==> flow/design.v <==
module PE(
    rst_n,
    in_valid,
    clk,
    up_in,
    left_in,
    right_out,
    down_out,
    result_out
);
input clk;
input rst_n;
input [7:0] up_in, left_in;
input in_valid;
output reg [7:0] right_out, down_out;
output reg [31:0] result_out;
always @(posedge clk or negedge rst_n) begin
    if(!rst_n) begin
        result_out <= 0;
        right_out <= 0;
        down_out <= 0;
    end
    else if(in_valid) begin
        result_out <= 0;
        right_out <= 0;
        down_out <= 0;
    end
    else begin
        result_out <= result_out + up_in * left_in;
        right_out <= left_in;
        down_out <= up_in;
    end
end
endmodule
module buffer (
    input clk,
    input rst_n,
    input in_valid,
    input [31:0] data_in,
    output reg [31:0] data_out
);
reg [7:0] r1_temp1;
reg [7:0] r2_temp1, r2_temp2;
reg [7:0] r3_temp1, r3_temp2, r3_temp3;
always @(posedge clk or negedge rst_n) begin
    if (!rst_n) begin
        data_out <= 32'b0;
        r1_temp1 <= 8'b0;
        r2_temp1 <= 8'b0;
        r2_temp2 <= 8'b0;
        r3_temp1 <= 8'b0;
        r3_temp2 <= 8'b0;
        r3_temp3 <= 8'b0;
    end 
    else if(in_valid) begin
        data_out <= 32'b0;
        r1_temp1 <= 8'b0;
        r2_temp1 <= 8'b0;
        r2_temp2 <= 8'b0;
        r3_temp1 <= 8'b0;
        r3_temp2 <= 8'b0;
        r3_temp3 <= 8'b0;
    end
    else begin
        r1_temp1 <= data_in[23:16];
        r2_temp1 <= r2_temp2;
        r2_temp2 <= data_in[15:8];
        r3_temp1 <= r3_temp2;
        r3_temp2 <= r3_temp3;
        r3_temp3 <= data_in[7:0];
        data_out <= {data_in[31:24], r1_temp1, r2_temp1, r3_temp1};
    end
end 
endmodule
module systolic_array(
    rst_n,
    in_valid,
    clk,
    in_a,
    in_b,
    out_c_r1,
    out_c_r2,
    out_c_r3,
    out_c_r4
);
input rst_n;
input in_valid;
input clk;
input [31:0] in_a;
input [31:0] in_b;
output [127:0] out_c_r1; 
output [127:0] out_c_r2;
output [127:0] out_c_r3;
output [127:0] out_c_r4;
wire [7:0] vertical_wire[4:0][3:0]; 
wire [7:0] horizontal_wire[3:0][4:0];  
wire [31:0] c_wire[3:0][3:0]; 
assign vertical_wire[0][0] = in_b[31:24];  
assign vertical_wire[0][1] = in_b[23:16];  
assign vertical_wire[0][2] = in_b[15:8];  
assign vertical_wire[0][3] = in_b[7:0];   
assign horizontal_wire[0][0] = in_a[31:24];  
assign horizontal_wire[1][0] = in_a[23:16];  
assign horizontal_wire[2][0] = in_a[15:8];   
assign horizontal_wire[3][0] = in_a[7:0];    
genvar i,j;
generate
    for(i=0;i<4;i=i+1) begin:ROW
        for(j=0;j<4;j=j+1) begin:COL
            PE pe(
                .rst_n(rst_n),
                .in_valid(in_valid),
                .clk(clk),
                .up_in(vertical_wire[i][j]),
                .left_in(horizontal_wire[i][j]),
                .right_out(horizontal_wire[i][j+1]),
                .down_out(vertical_wire[i+1][j]),
                .result_out(c_wire[i][j])
            );
        end
    end
endgenerate
assign out_c_r1 = {c_wire[0][0], c_wire[0][1], c_wire[0][2], c_wire[0][3]};
assign out_c_r2 = {c_wire[1][0], c_wire[1][1], c_wire[1][2], c_wire[1][3]};
assign out_c_r3 = {c_wire[2][0], c_wire[2][1], c_wire[2][2], c_wire[2][3]};
assign out_c_r4 = {c_wire[3][0], c_wire[3][1], c_wire[3][2], c_wire[3][3]};
endmodule
module TPU(
    clk,
    rst_n,
    in_valid,
    K,
    M,
    N,
    busy,
    A_wr_en,
    A_index,
    A_data_in,
    A_data_out,
    B_wr_en,
    B_index,
    B_data_in,
    B_data_out,
    C_wr_en,
    C_index,
    C_data_in,
    C_data_out
);
input clk;
input rst_n;
input            in_valid;
input [7:0]      K;
input [7:0]      M;
input [7:0]      N;
output reg       busy;
output reg          A_wr_en;
output reg [15:0]   A_index;
output     [31:0]   A_data_in;
input  [31:0]       A_data_out;
output reg          B_wr_en;
output reg [15:0]   B_index;
output     [31:0]   B_data_in;
input  [31:0]       B_data_out;
output reg          C_wr_en;
output reg [15:0]   C_index;
output reg [127:0]  C_data_in;
input  [127:0]      C_data_out;
assign A_data_in = 32'd0;
assign B_data_in = 32'd0;
reg [31:0] A_buffer_in, B_buffer_in;
reg [31:0] A_buffer_out, B_buffer_out;
wire [127:0] c_out[3:0];
buffer weight_buffer_A (
    .clk(clk),
    .rst_n(rst_n),
    .in_valid(in_valid),
    .data_in(A_buffer_in),
    .data_out(A_buffer_out)
);
buffer input_buffer_B (
    .clk(clk),
    .rst_n(rst_n),
    .in_valid(in_valid),
    .data_in(B_buffer_in),
    .data_out(B_buffer_out)
);
reg sa_valid;
systolic_array SA (
    .rst_n(rst_n),
    .in_valid(sa_valid),
    .clk(clk),
    .in_a(A_buffer_out),
    .in_b(B_buffer_out),
    .out_c_r1(c_out[0]),
    .out_c_r2(c_out[1]),
    .out_c_r3(c_out[2]),
    .out_c_r4(c_out[3])
);
reg [7:0] M_reg, N_reg, K_reg;
reg [7:0] tile_m, tile_n, tile_k;
reg [7:0] max_tile_m, max_tile_n, max_tile_k;
wire [127:0] c_row0 = c_out[0];
wire [127:0] c_row1 = c_out[1];
wire [127:0] c_row2 = c_out[2];
wire [127:0] c_row3 = c_out[3];
integer i, j;
localparam IDLE = 3'd0;
localparam LOAD = 3'd1;
localparam CALC = 3'd2;
localparam WRITEBACK = 3'd3;
localparam DONE = 3'd4;
reg [3:0] state, next_state;
reg [7:0] load_cnt, calc_cnt, wb_cnt;
reg [15:0] A_addr, B_addr, C_addr;
always @(*) begin
    if(tile_k == max_tile_k - 1) begin
        if(tile_k * 4 + load_cnt > K_reg) begin
            A_addr = (((tile_m * K_reg) + K_reg)) ;
            B_addr = (((tile_n * K_reg) + K_reg));
        end
        else begin
            A_addr = (((tile_m * K_reg) + (tile_k * 4))) + load_cnt;
            B_addr = (((tile_n * K_reg) + (tile_k * 4))) + load_cnt;
        end
    end
    else begin
        A_addr = (((tile_m * K_reg) + (tile_k * 4))) + load_cnt;
        B_addr = (((tile_n * K_reg) + (tile_k * 4))) + load_cnt;
    end
    C_addr = ((tile_n * M_reg) + (tile_m * 4)) + wb_cnt;
end
reg [15:0] next_tile_m, next_tile_n;
always @(*) begin
    if(tile_n < max_tile_n - 1) begin
        next_tile_n = tile_n + 1;
        next_tile_m = tile_m;
    end
    else begin
        next_tile_n = 0;
        if(tile_m < max_tile_m - 1) begin
            next_tile_m = tile_m + 1;
        end
        else begin
            next_tile_m = 0;
        end
    end
end
always @(posedge clk or negedge rst_n) begin
    if(!rst_n) begin
        M_reg <= 0;
        N_reg <= 0;
        K_reg <= 0;
        max_tile_m <= 0;
        max_tile_n <= 0; 
        max_tile_k <= 0;
        tile_k <= 0;
    end
    else if(in_valid) begin
        M_reg <= M;
        N_reg <= N;
        K_reg <= K;
        max_tile_m <= (M + 3) >> 2;  
        max_tile_n <= (N + 3) >> 2; 
        max_tile_k <= (K + 3) >> 2; 
        tile_k <= 0;
    end
end
always @(*) begin
    case(state)
        IDLE: begin
            if(in_valid)
                next_state = LOAD;
            else
                next_state = IDLE;
        end
        LOAD: begin
            if(load_cnt > K_reg || tile_k * 4 + load_cnt > K_reg) 
                next_state = CALC;
            else
                next_state = LOAD;
        end
        CALC: begin
            if(calc_cnt == 7)
                next_state = WRITEBACK;    
            else
                next_state = CALC;
        end
        WRITEBACK: begin
            if(wb_cnt > 3 || tile_m * 4 + wb_cnt >= M_reg) begin
                if(tile_n < max_tile_n - 1 || tile_m < max_tile_m - 1)
                    next_state = LOAD;
                else
                    next_state = DONE;
            end
            else
                next_state = WRITEBACK;
        end
        DONE: begin
            next_state = IDLE;
        end
        default: next_state = IDLE;
    endcase
end
always @(posedge clk or negedge rst_n) begin
    if(!rst_n) begin
        busy <= 0;
        A_wr_en <= 0;
        B_wr_en <= 0;
        C_wr_en <= 0;
        A_index <= 0;
        B_index <= 0;
        C_index <= 0;
        load_cnt <= 0;
        calc_cnt <= 0;
        wb_cnt <= 0;
        sa_valid <= 0;
        tile_m <= 0;
        tile_n <= 0;
        state <= IDLE;
    end
    else begin
        state <= next_state;
        case(state)
            IDLE: begin
                if(in_valid) begin
                    busy <= 1;
                    load_cnt <= 0;
                    calc_cnt <= 0;
                    wb_cnt <= 0;
                    sa_valid <= 1;
                end
                else begin
                    busy <= 0;
                end
                A_buffer_in <= 0;
                B_buffer_in <= 0;
                C_wr_en <= 0;
            end
            LOAD: begin
                A_index <= A_addr;
                B_index <= B_addr;
                sa_valid <= 0;
                if(tile_k * 4 + load_cnt > K_reg) begin
                    A_buffer_in <= 0; 
                    B_buffer_in <= 0;
                end
                else if(load_cnt == 0) begin
                    A_buffer_in <= 0; 
                    B_buffer_in <= 0;
                end
                else begin
                    A_buffer_in <= A_data_out;
                    B_buffer_in <= B_data_out;
                end
                if(load_cnt > K_reg) begin
                    load_cnt <= 0;
                end
                else begin
                    load_cnt <= load_cnt + 1;
                end
            end
            CALC: begin
                A_buffer_in <= 0;
                B_buffer_in <= 0;
                if(calc_cnt == 7) begin
                    calc_cnt <= 0;
                end
                else begin
                    calc_cnt <= calc_cnt + 1;
                end
            end
            WRITEBACK: begin
                if(wb_cnt <= 3 && tile_m * 4 + wb_cnt < M_reg) begin
                    C_wr_en <= 1;
                    C_index <= C_addr;
                    C_data_in <= c_out[wb_cnt];
                    wb_cnt <= wb_cnt + 1;
                end
                else begin
                    C_wr_en <= 0;
                    sa_valid <= 1;
                    tile_m <= next_tile_m;
                    tile_n <= next_tile_n;
                    wb_cnt <= 0;
                end
            end
            DONE: begin
                busy <= 0;
                C_wr_en <= 0;
            end
        endcase
        if(in_valid) begin
            tile_m <= 0;
            tile_n <= 0;
        end
    end
end
endmodule
Subject: tool reports on TPU

Hi,

## From RTL to reports: TPU

Module TPU before and after one edit of its RTL, step after step.
Lines under "unedited" count in the file above, lines under "edited" in the edited file.
"change": "edited" minus "unedited" as printed here. "rel. change": 100 x difference / "unedited".
Library cell names are shortened.
A cell with - has no value.

- Top: TPU
- Clock: clk
- Standard-cell library: sky130hd
- Corner: tt_025C_1v80

## Edit of the RTL

Unified diff, file above to edited file.
This change comes from a script, not from a designer; no optimisation was intended.

```diff
@@ -371,5 +371,5 @@
             end
             WRITEBACK: begin
-                if(wb_cnt <= 3 && tile_m * 4 + wb_cnt < M_reg) begin
+                if(wb_cnt <= 3 && (tile_m * 4 | wb_cnt) < M_reg) begin
                     C_wr_en <= 1;
                     C_index <= C_addr;
```

## Word level

Source: Yosys, flattened and elaborated. Widths are those after wreduce. Registers that Yosys merges into a memory's read port (data or address) are not register bits. Print and check cells do not count.

Bit counts:

| what | unedited | edited | change | rel. change (%) |
|---|---|---|---|---|
| bits in registers | 1,190 | 1,190 | 0 | 0.00 |
| bits in latches | 0 | 0 | 0 | - |
| bits in writable memories | 0 | 0 | 0 | - |
| bits in read-only memories | 0 | 0 | 0 | - |
| clocked read ports x word width | 0 | 0 | 0 | - |
| memories | 0 | 0 | 0 | - |
| output and inout port bits | 244 | 244 | 0 | 0.00 |
| word-level cells | 270 | 271 | +1 | +0.37 |

Cells by class:

| what | unedited | edited | change | rel. change (%) |
|---|---|---|---|---|
| add/subtract/negate cells | 34 | 34 | 0 | 0.00 |
| multipliers | 21 | 21 | 0 | 0.00 |
| divide/modulo/power cells | 0 | 0 | 0 | - |
| order comparisons | 8 | 8 | 0 | 0.00 |
| equality and inequality tests | 12 | 12 | 0 | 0.00 |
| shift-type cells | 0 | 0 | 0 | - |
| muxes and demuxes | 94 | 94 | 0 | 0.00 |
| bitwise logic cells | 0 | 1 | +1 | - |
| reduce/logical cells | 27 | 27 | 0 | 0.00 |

Operators with widths:

| operator | unedited | edited | change | rel. change (%) |
|---|---|---|---|---|
| 32-bit by 8-bit >= comparator with 1-bit output | 1 | 0 | -1 | -100.00 |
| 11-bit by 8-bit less-than comparator with 1-bit output | 1 | 0 | -1 | -100.00 |
| 11-bit by 8-bit >= comparator with 1-bit output | 0 | 1 | +1 | - |
| 10-bit by 8-bit less-than comparator with 1-bit output | 0 | 1 | +1 | - |
| 10-bit by 8-bit bitwise OR with 10-bit output | 0 | 1 | +1 | - |
| 8-bit two-way mux | 49 | 49 | 0 | 0.00 |
| 32-bit two-way mux | 22 | 22 | 0 | 0.00 |
| 8-bit by 8-bit multiplier with 16-bit output | 21 | 21 | 0 | 0.00 |
| 32-bit by 16-bit adder with 32-bit output | 16 | 16 | 0 | 0.00 |
| 2-bit nonzero test | 7 | 7 | 0 | 0.00 |
| 1-bit two-way mux | 6 | 6 | 0 | 0.00 |
| 2-bit AND reduction | 6 | 6 | 0 | 0.00 |
| 16-bit by 8-bit adder with 16-bit output | 5 | 5 | 0 | 0.00 |
| 8-bit by 1-bit adder with 8-bit output (second input constant) | 5 | 5 | 0 | 0.00 |
| 16-bit two-way mux | 4 | 4 | 0 | 0.00 |
| 2-bit inequality test (second input constant) | 4 | 4 | 0 | 0.00 |
| 8-bit by 2-bit adder with 9-bit output (second input constant) | 3 | 3 | 0 | 0.00 |
| 1-bit logical OR | 3 | 3 | 0 | 0.00 |
| 8-bit parallel mux with 2-bit select | 3 | 3 | 0 | 0.00 |
| 3-bit AND reduction | 3 | 3 | 0 | 0.00 |
| 8-bit by 1-bit subtractor with 9-bit output (second input constant) | 3 | 3 | 0 | 0.00 |
| 2-bit == test (second input constant) | 2 | 2 | 0 | 0.00 |
| 3-bit by 2-bit == test with 1-bit output (second input constant) | 2 | 2 | 0 | 0.00 |
| 8-bit > comparator | 2 | 2 | 0 | 0.00 |
| 8-bit by 32-bit less-than comparator with 1-bit output | 2 | 2 | 0 | 0.00 |
| 3-bit two-way mux | 2 | 2 | 0 | 0.00 |
| 1-bit parallel mux with 2-bit select | 2 | 2 | 0 | 0.00 |
| 32-bit parallel mux with 2-bit select | 2 | 2 | 0 | 0.00 |

Not every row of either side is listed.

## Longest topological paths

Longest topological path by Yosys (ltp), each cell counted once; first at word level (registers and memories cut), then after technology mapping (sequential cells cut; the memories' decode and read muxes count).

Logic depth:

| what | unedited | edited | change | rel. change (%) |
|---|---|---|---|---|
| word-level depth | 7 | 7 | 0 | 0.00 |
| ABC_AREA | 0 | 0 | - | - |
| gate-level depth with buffers | 22 | 22 | 0 | 0.00 |
| depth with buffers taken out | 20 | 20 | 0 | 0.00 |

## Synthesis result

Source: synth_stat.txt of the flow (Yosys; design flattened, memories mapped). It holds for the ABC_AREA given above (unset counts as 0); a run with the other value may have another netlist.

Cell types:

| type | unedited | edited | change | rel. change (%) |
|---|---|---|---|---|
| o21ai_1 | 3 | 62 | +59 | +1,966.67 |
| nor2_1 | 558 | 612 | +54 | +9.68 |
| o21ai_0 | 255 | 203 | -52 | -20.39 |
| nand3_1 | 136 | 98 | -38 | -27.94 |
| xor2_1 | 162 | 190 | +28 | +17.28 |
| a21oi_1 | 297 | 270 | -27 | -9.09 |
| a21o_1 | 103 | 76 | -27 | -26.21 |
| and2_1 | 720 | 699 | -21 | -2.92 |
| xnor2_1 | 211 | 190 | -21 | -9.95 |
| o21a_1 | 70 | 90 | +20 | +28.57 |
| mux2_2 | 29 | 11 | -18 | -62.07 |
| nand2b_1 | 44 | 61 | +17 | +38.64 |
| nand2_1 | 813 | 799 | -14 | -1.72 |
| ha_1 | 851 | 863 | +12 | +1.41 |
| a211oi_1 | 51 | 62 | +11 | +21.57 |
| a211o_1 | 16 | 5 | -11 | -68.75 |
| o31ai_1 | 13 | 24 | +11 | +84.62 |
| clkbuf_1 | 277 | 267 | -10 | -3.61 |

Not every row of either side is listed.

Mapped netlist:

| what | unedited | edited | change | rel. change (%) |
|---|---|---|---|---|
| cell count | 10,235 | 10,220 | -15 | -0.15 |
| chip area (Yosys) (sq um) | 99,003.7 | 99,111.3 | +107.6 | +0.11 |
| sequential area (sq um) | 30,715.7 | 30,715.7 | 0.0 | 0.00 |
| flip-flops | 1,189 | 1,189 | 0 | 0.00 |
| buffers | 364 | 356 | -8 | -2.20 |

By module: a second synthesis without flattening, with its own total; a netlist apart from the flattened one above.

Second synthesis, totals:

| what | unedited | edited | change | rel. change (%) |
|---|---|---|---|---|
| cells (unflattened synthesis) | 10,756 | 10,881 | +125 | +1.16 |
| area (unflattened synthesis) (sq um) | 104,736.7 | 105,050.8 | +314.1 | +0.30 |

Rows give one instance, submodules left out.

Modules, unedited:

| module | times used | cells | area (sq um) | sequential area (sq um) |
|---|---|---|---|---|
| PE | 16 | 489 | 4,594.4 | 1,201.2 |
| TPU | 1 | 2,596 | 26,141.3 | 9,095.0 |
| buffer | 2 | 168 | 2,542.4 | 2,001.9 |
| systolic_array | 1 | 0 | 0.0 | 0.0 |

Modules, edited:

| module | times used | cells | area (sq um) | sequential area (sq um) |
|---|---|---|---|---|
| PE | 16 | 495 | 4,586.9 | 1,201.2 |
| TPU | 1 | 2,625 | 26,575.5 | 9,095.0 |
| buffer | 2 | 168 | 2,542.4 | 2,001.9 |
| systolic_array | 1 | 0 | 0.0 | 0.0 |

## Path before layout

Source: OpenSTA report_checks on the synthesized netlist (no wires, ideal clock, input and output delay 20% of the period each), path of least setup slack; recovery checks are left aside. Register names are those of the netlist, which keeps one name where synthesis merged equal registers.

Timing path post-synthesis:

| what | unedited | edited | change | rel. change (%) |
|---|---|---|---|---|
| path type | register to register | register to register | - | - |
| start | register tile_m[0] | register tile_m[2] | - | - |
| end | register C_data_in[0] | register C_data_in[0] | - | - |
| clock period (ps) | 6,500 | 6,500 | 0 | 0.00 |
| setup time (ps) | 617 | 617 | 0 | - |
| time at the first pin (ps) | 0 | 0 | 0 | - |
| arrival time (ps) | 8,145 | 7,398 | -747 | -9.17 |
| setup slack (ps) | -2,262 | -1,515 | +747 | - |
| path delay (ps) | 8,762 | 8,015 | -747 | -8.53 |
| stages on the path | 12 | 14 | +2 | +16.67 |
| synthesis period reached (ps) | 8,762 | 8,015 | -747 | -8.53 |

"path delay" = arrival - input delay + setup time.
"stages on the path" counts driving pins, that of a launching flip-flop among them; a cell with two outputs on the path counts twice.
"synthesis period reached" = period - worst setup slack (recovery checks aside). The figure is calculated, with input and output delays left at 20% of the set period.
Between the ends stands the longest chain of elaborated cells between them, by number of cells; it is not shown to be the way that was timed. Of several equally long chains one is given.
Each line given opens the expression or statement behind the cell; cells for indexed reads and writes are added by Yosys, which also makes memories of some case tables.
A register here has more assigning lines than the two given.

Between the ends, post-synthesis, unedited:
- Cell sequence: dfrtp_1 ha_1 fa_1 xor2_1 ha_1 a21o_1 a211o_1 o221ai_1 and2_1 nand3_1 clkbuf_1 nor2_1
- Cells in the longest elaborated chain: 4
- Elaborated cells between the ends (all ways): 4
- Classes of those cells: add/sub: 1; compare: 1; reduce/logical: 2

Ends and longest elaborated chain, post-synthesis, unedited:

| what | RTL line | text |
|---|---|---|
| start: declaration | 200 | `reg [7:0] tile_m, tile_n, tile_k;` |
| start: assignment | 317 | `tile_m <= 0;` |
| start: assignment | 382 | `tile_m <= next_tile_m;` |
| 10-bit by 8-bit adder with 11-bit output | 373 | `if(wb_cnt <= 3 && tile_m * 4 + wb_cnt < M_reg) begin` |
| 11-bit by 8-bit less-than comparator with 1-bit output | 373 |  |
| 1-bit logical AND | 373 |  |
| 3-bit AND reduction | - |  |
| end: assignment | 376 | `C_data_in <= c_out[wb_cnt];` |
| end: declaration | 166 | `output reg [127:0]  C_data_in;` |

Between the ends, post-synthesis, edited:
- Cell sequence: dfrtp_1 clkbuf_1 inv_1 ha_1 inv_1 ha_1 o21ai_0 nand2b_1 nand2_1 a21oi_1 o21ai_1 nand3_1 clkbuf_1 nor2_1
- Cells in the longest elaborated chain: 4
- Elaborated cells between the ends (all ways): 4
- Classes of those cells: compare: 1; logic: 1; reduce/logical: 2

Ends and longest elaborated chain, post-synthesis, edited:

| what | RTL line | text |
|---|---|---|
| start: declaration | 200 | `reg [7:0] tile_m, tile_n, tile_k;` |
| start: assignment | 317 | `tile_m <= 0;` |
| start: assignment | 382 | `tile_m <= next_tile_m;` |
| 10-bit by 8-bit bitwise OR with 10-bit output | 373 | `if(wb_cnt <= 3 && (tile_m * 4 \| wb_cnt) < M_reg) begin` |
| 10-bit by 8-bit less-than comparator with 1-bit output | 373 |  |
| 1-bit logical AND | 373 |  |
| 3-bit AND reduction | - |  |
| end: assignment | 376 | `C_data_in <= c_out[wb_cnt];` |
| end: declaration | 166 | `output reg [127:0]  C_data_in;` |

## Path in the finished layout

From the final timing report of the runs of pair A: the path of least setup slack in the routed layout; clock arrival at registers is part of the times.
The report prints the path's times to 10 ps; the period is as set.

Timing path post-layout:

| what | unedited | edited | change | rel. change (%) |
|---|---|---|---|---|
| path type | register to register | register to register | - | - |
| start | register K_reg[3] | register tile_n[2] | - | - |
| end | register A_index[15] | register B_index[15] | - | - |
| clock period (ps) | 5,820 | 5,820 | 0 | 0.00 |
| setup time (ps) | 150 | 150 | 0 | - |
| time at the first pin (ps) | 820 | 820 | 0 | 0.00 |
| arrival time (ps) | 6,180 | 6,240 | +60 | +0.97 |
| setup slack (ps) | 310 | 230 | -80 | - |
| stages on the path | 18 | 18 | 0 | 0.00 |

Between the ends stands the longest chain of elaborated cells between them, by number of cells; it is not shown to be the way that was timed. Of several equally long chains one is given.
A register here has more assigning lines than the two given.

Between the ends, post-layout, unedited:
- Cell sequence: dfrtp_1 inv_1 nor2_1 fa_1 fa_1 inv_1 fa_1 fa_1 inv_1 ha_1 nand3_1 a21oi_1 nor2_1 a211o_1 mux2i_1 a21oi_1 xnor2_1 a21oi_1
- Cells in the longest elaborated chain: 4
- Elaborated cells between the ends (all ways): 7
- Classes of those cells: add/sub: 2; mul: 2; compare: 1; mux: 2

Ends and longest elaborated chain, post-layout, unedited:

| what | RTL line | text |
|---|---|---|
| start: declaration | 199 | `reg [7:0] M_reg, N_reg, K_reg;` |
| start: assignment | 252 | `K_reg <= 0;` |
| start: assignment | 261 | `K_reg <= K;` |
| 8-bit by 8-bit multiplier with 16-bit output | 222 | `A_addr = (((tile_m * K_reg) + (tile_k * 4))) + load_cnt;` |
| 16-bit by 8-bit adder with 16-bit output | 222 |  |
| 16-bit two-way mux | 217 | `if(tile_k * 4 + load_cnt > K_reg) begin` |
| 16-bit two-way mux | 216 | `if(tile_k == max_tile_k - 1) begin` |
| end: assignment | 310 | `A_index <= 0;` |
| end: assignment | 340 | `A_index <= A_addr;` |
| end: declaration | 157 | `output reg [15:0]   A_index;` |

Between the ends, post-layout, edited:
- Cell sequence: dfrtp_1 nand2_1 fa_1 inv_1 fa_1 inv_1 fa_1 fa_1 inv_1 ha_1 o21a_1 o31a_1 or4_1 a31oi_1 mux2i_1 a311oi_2 xnor2_1 a21oi_1
- Cells in the longest elaborated chain: 4
- Elaborated cells between the ends (all ways): 6
- Classes of those cells: add/sub: 2; mul: 2; mux: 2

Ends and longest elaborated chain, post-layout, edited:

| what | RTL line | text |
|---|---|---|
| start: declaration | 200 | `reg [7:0] tile_m, tile_n, tile_k;` |
| start: assignment | 318 | `tile_n <= 0;` |
| start: assignment | 383 | `tile_n <= next_tile_n;` |
| 8-bit by 8-bit multiplier with 16-bit output | 223 | `B_addr = (((tile_n * K_reg) + (tile_k * 4))) + load_cnt;` |
| 16-bit by 8-bit adder with 16-bit output | 223 |  |
| 16-bit two-way mux | 217 | `if(tile_k * 4 + load_cnt > K_reg) begin` |
| 16-bit two-way mux | 216 | `if(tile_k == max_tile_k - 1) begin` |
| end: assignment | 311 | `B_index <= 0;` |
| end: assignment | 341 | `B_index <= B_addr;` |
| end: declaration | 161 | `output reg [15:0]   B_index;` |

## Flow runs

Runs of the flow (Yosys, OpenROAD) on both versions; the two runs of a pair have the same settings. The constraints put input and output delay at 20% of the set period each and load the outputs with 0.01 pF.

Flow settings, pair A:
- CORE_UTILIZATION: 40
- PLACE_DENSITY: 0.6
- period_ns: 5.82
- CAP_MARGIN: 20
- CORE_MARGIN: 2
- SLEW_MARGIN: 20

Results, pair A:

| what | unedited | edited | change | rel. change (%) |
|---|---|---|---|---|
| synthesis area (sq um) | 99,003.7 | 99,111.3 | +107.6 | +0.11 |
| area of the die (sq um) | 251,507.0 | 251,778.0 | +271.0 | +0.11 |
| standard-cell area after layout (sq um) | 110,400.0 | 110,746.0 | +346.0 | +0.31 |
| utilization of the finished layout (%) | 44.9 | 45.0 | +0.1 | - |
| worst slack on setup checks (ps) | 309 | 235 | -74 | - |
| sum of negative setup slack (ps) | 0 | 0 | 0 | - |
| total power after layout (µW) | 32,047 | 32,059 | +12 | +0.04 |
| period achieved (ps) | 5,511 | 5,585 | +74 | +1.34 |

Flow settings, pair B:
- ABC_AREA: 0
- CAP_MARGIN: 5
- CELL_PAD_IN_SITES_DETAIL_PLACEMENT: 0
- CORE_ASPECT_RATIO: 1.44
- CORE_UTILIZATION: 46
- CTS_CLUSTER_DIAMETER: 113
- GPL_TIMING_DRIVEN: 1
- HOLD_SLACK_MARGIN: 0.08
- MAX_ROUTING_LAYER: met5
- PLACE_DENSITY_LB_ADDON: 0.04
- period_ns: 4.74
- CORE_MARGIN: 2
- SLEW_MARGIN: 20

Results, pair B:

| what | unedited | edited | change | rel. change (%) |
|---|---|---|---|---|
| synthesis area (sq um) | 99,003.7 | 99,111.3 | +107.6 | +0.11 |
| area of the die (sq um) | 219,016.0 | 219,251.0 | +235.0 | +0.11 |
| standard-cell area after layout (sq um) | 123,875.0 | 123,564.0 | -311.0 | -0.25 |
| utilization of the finished layout (%) | 57.8 | 57.6 | -0.2 | - |
| worst slack on setup checks (ps) | -219 | -243 | -24 | - |
| sum of negative setup slack (ps) | -2,782 | -1,602 | +1,180 | - |
| worst hold slack in the final report (ps) | 424 | 432 | +8 | - |
| total power after layout (µW) | 44,191 | 42,845 | -1,346 | -3.05 |
| period achieved (ps) | 4,959 | 4,983 | +24 | +0.48 |

"period achieved": clock period set for the run, less the worst setup slack. It is reckoned from that one timing run; input and output delays stay at 20% of the period that was set.
"total power after layout" rests on the timing tool's default activity at the inputs, not on a simulated workload.

Regards
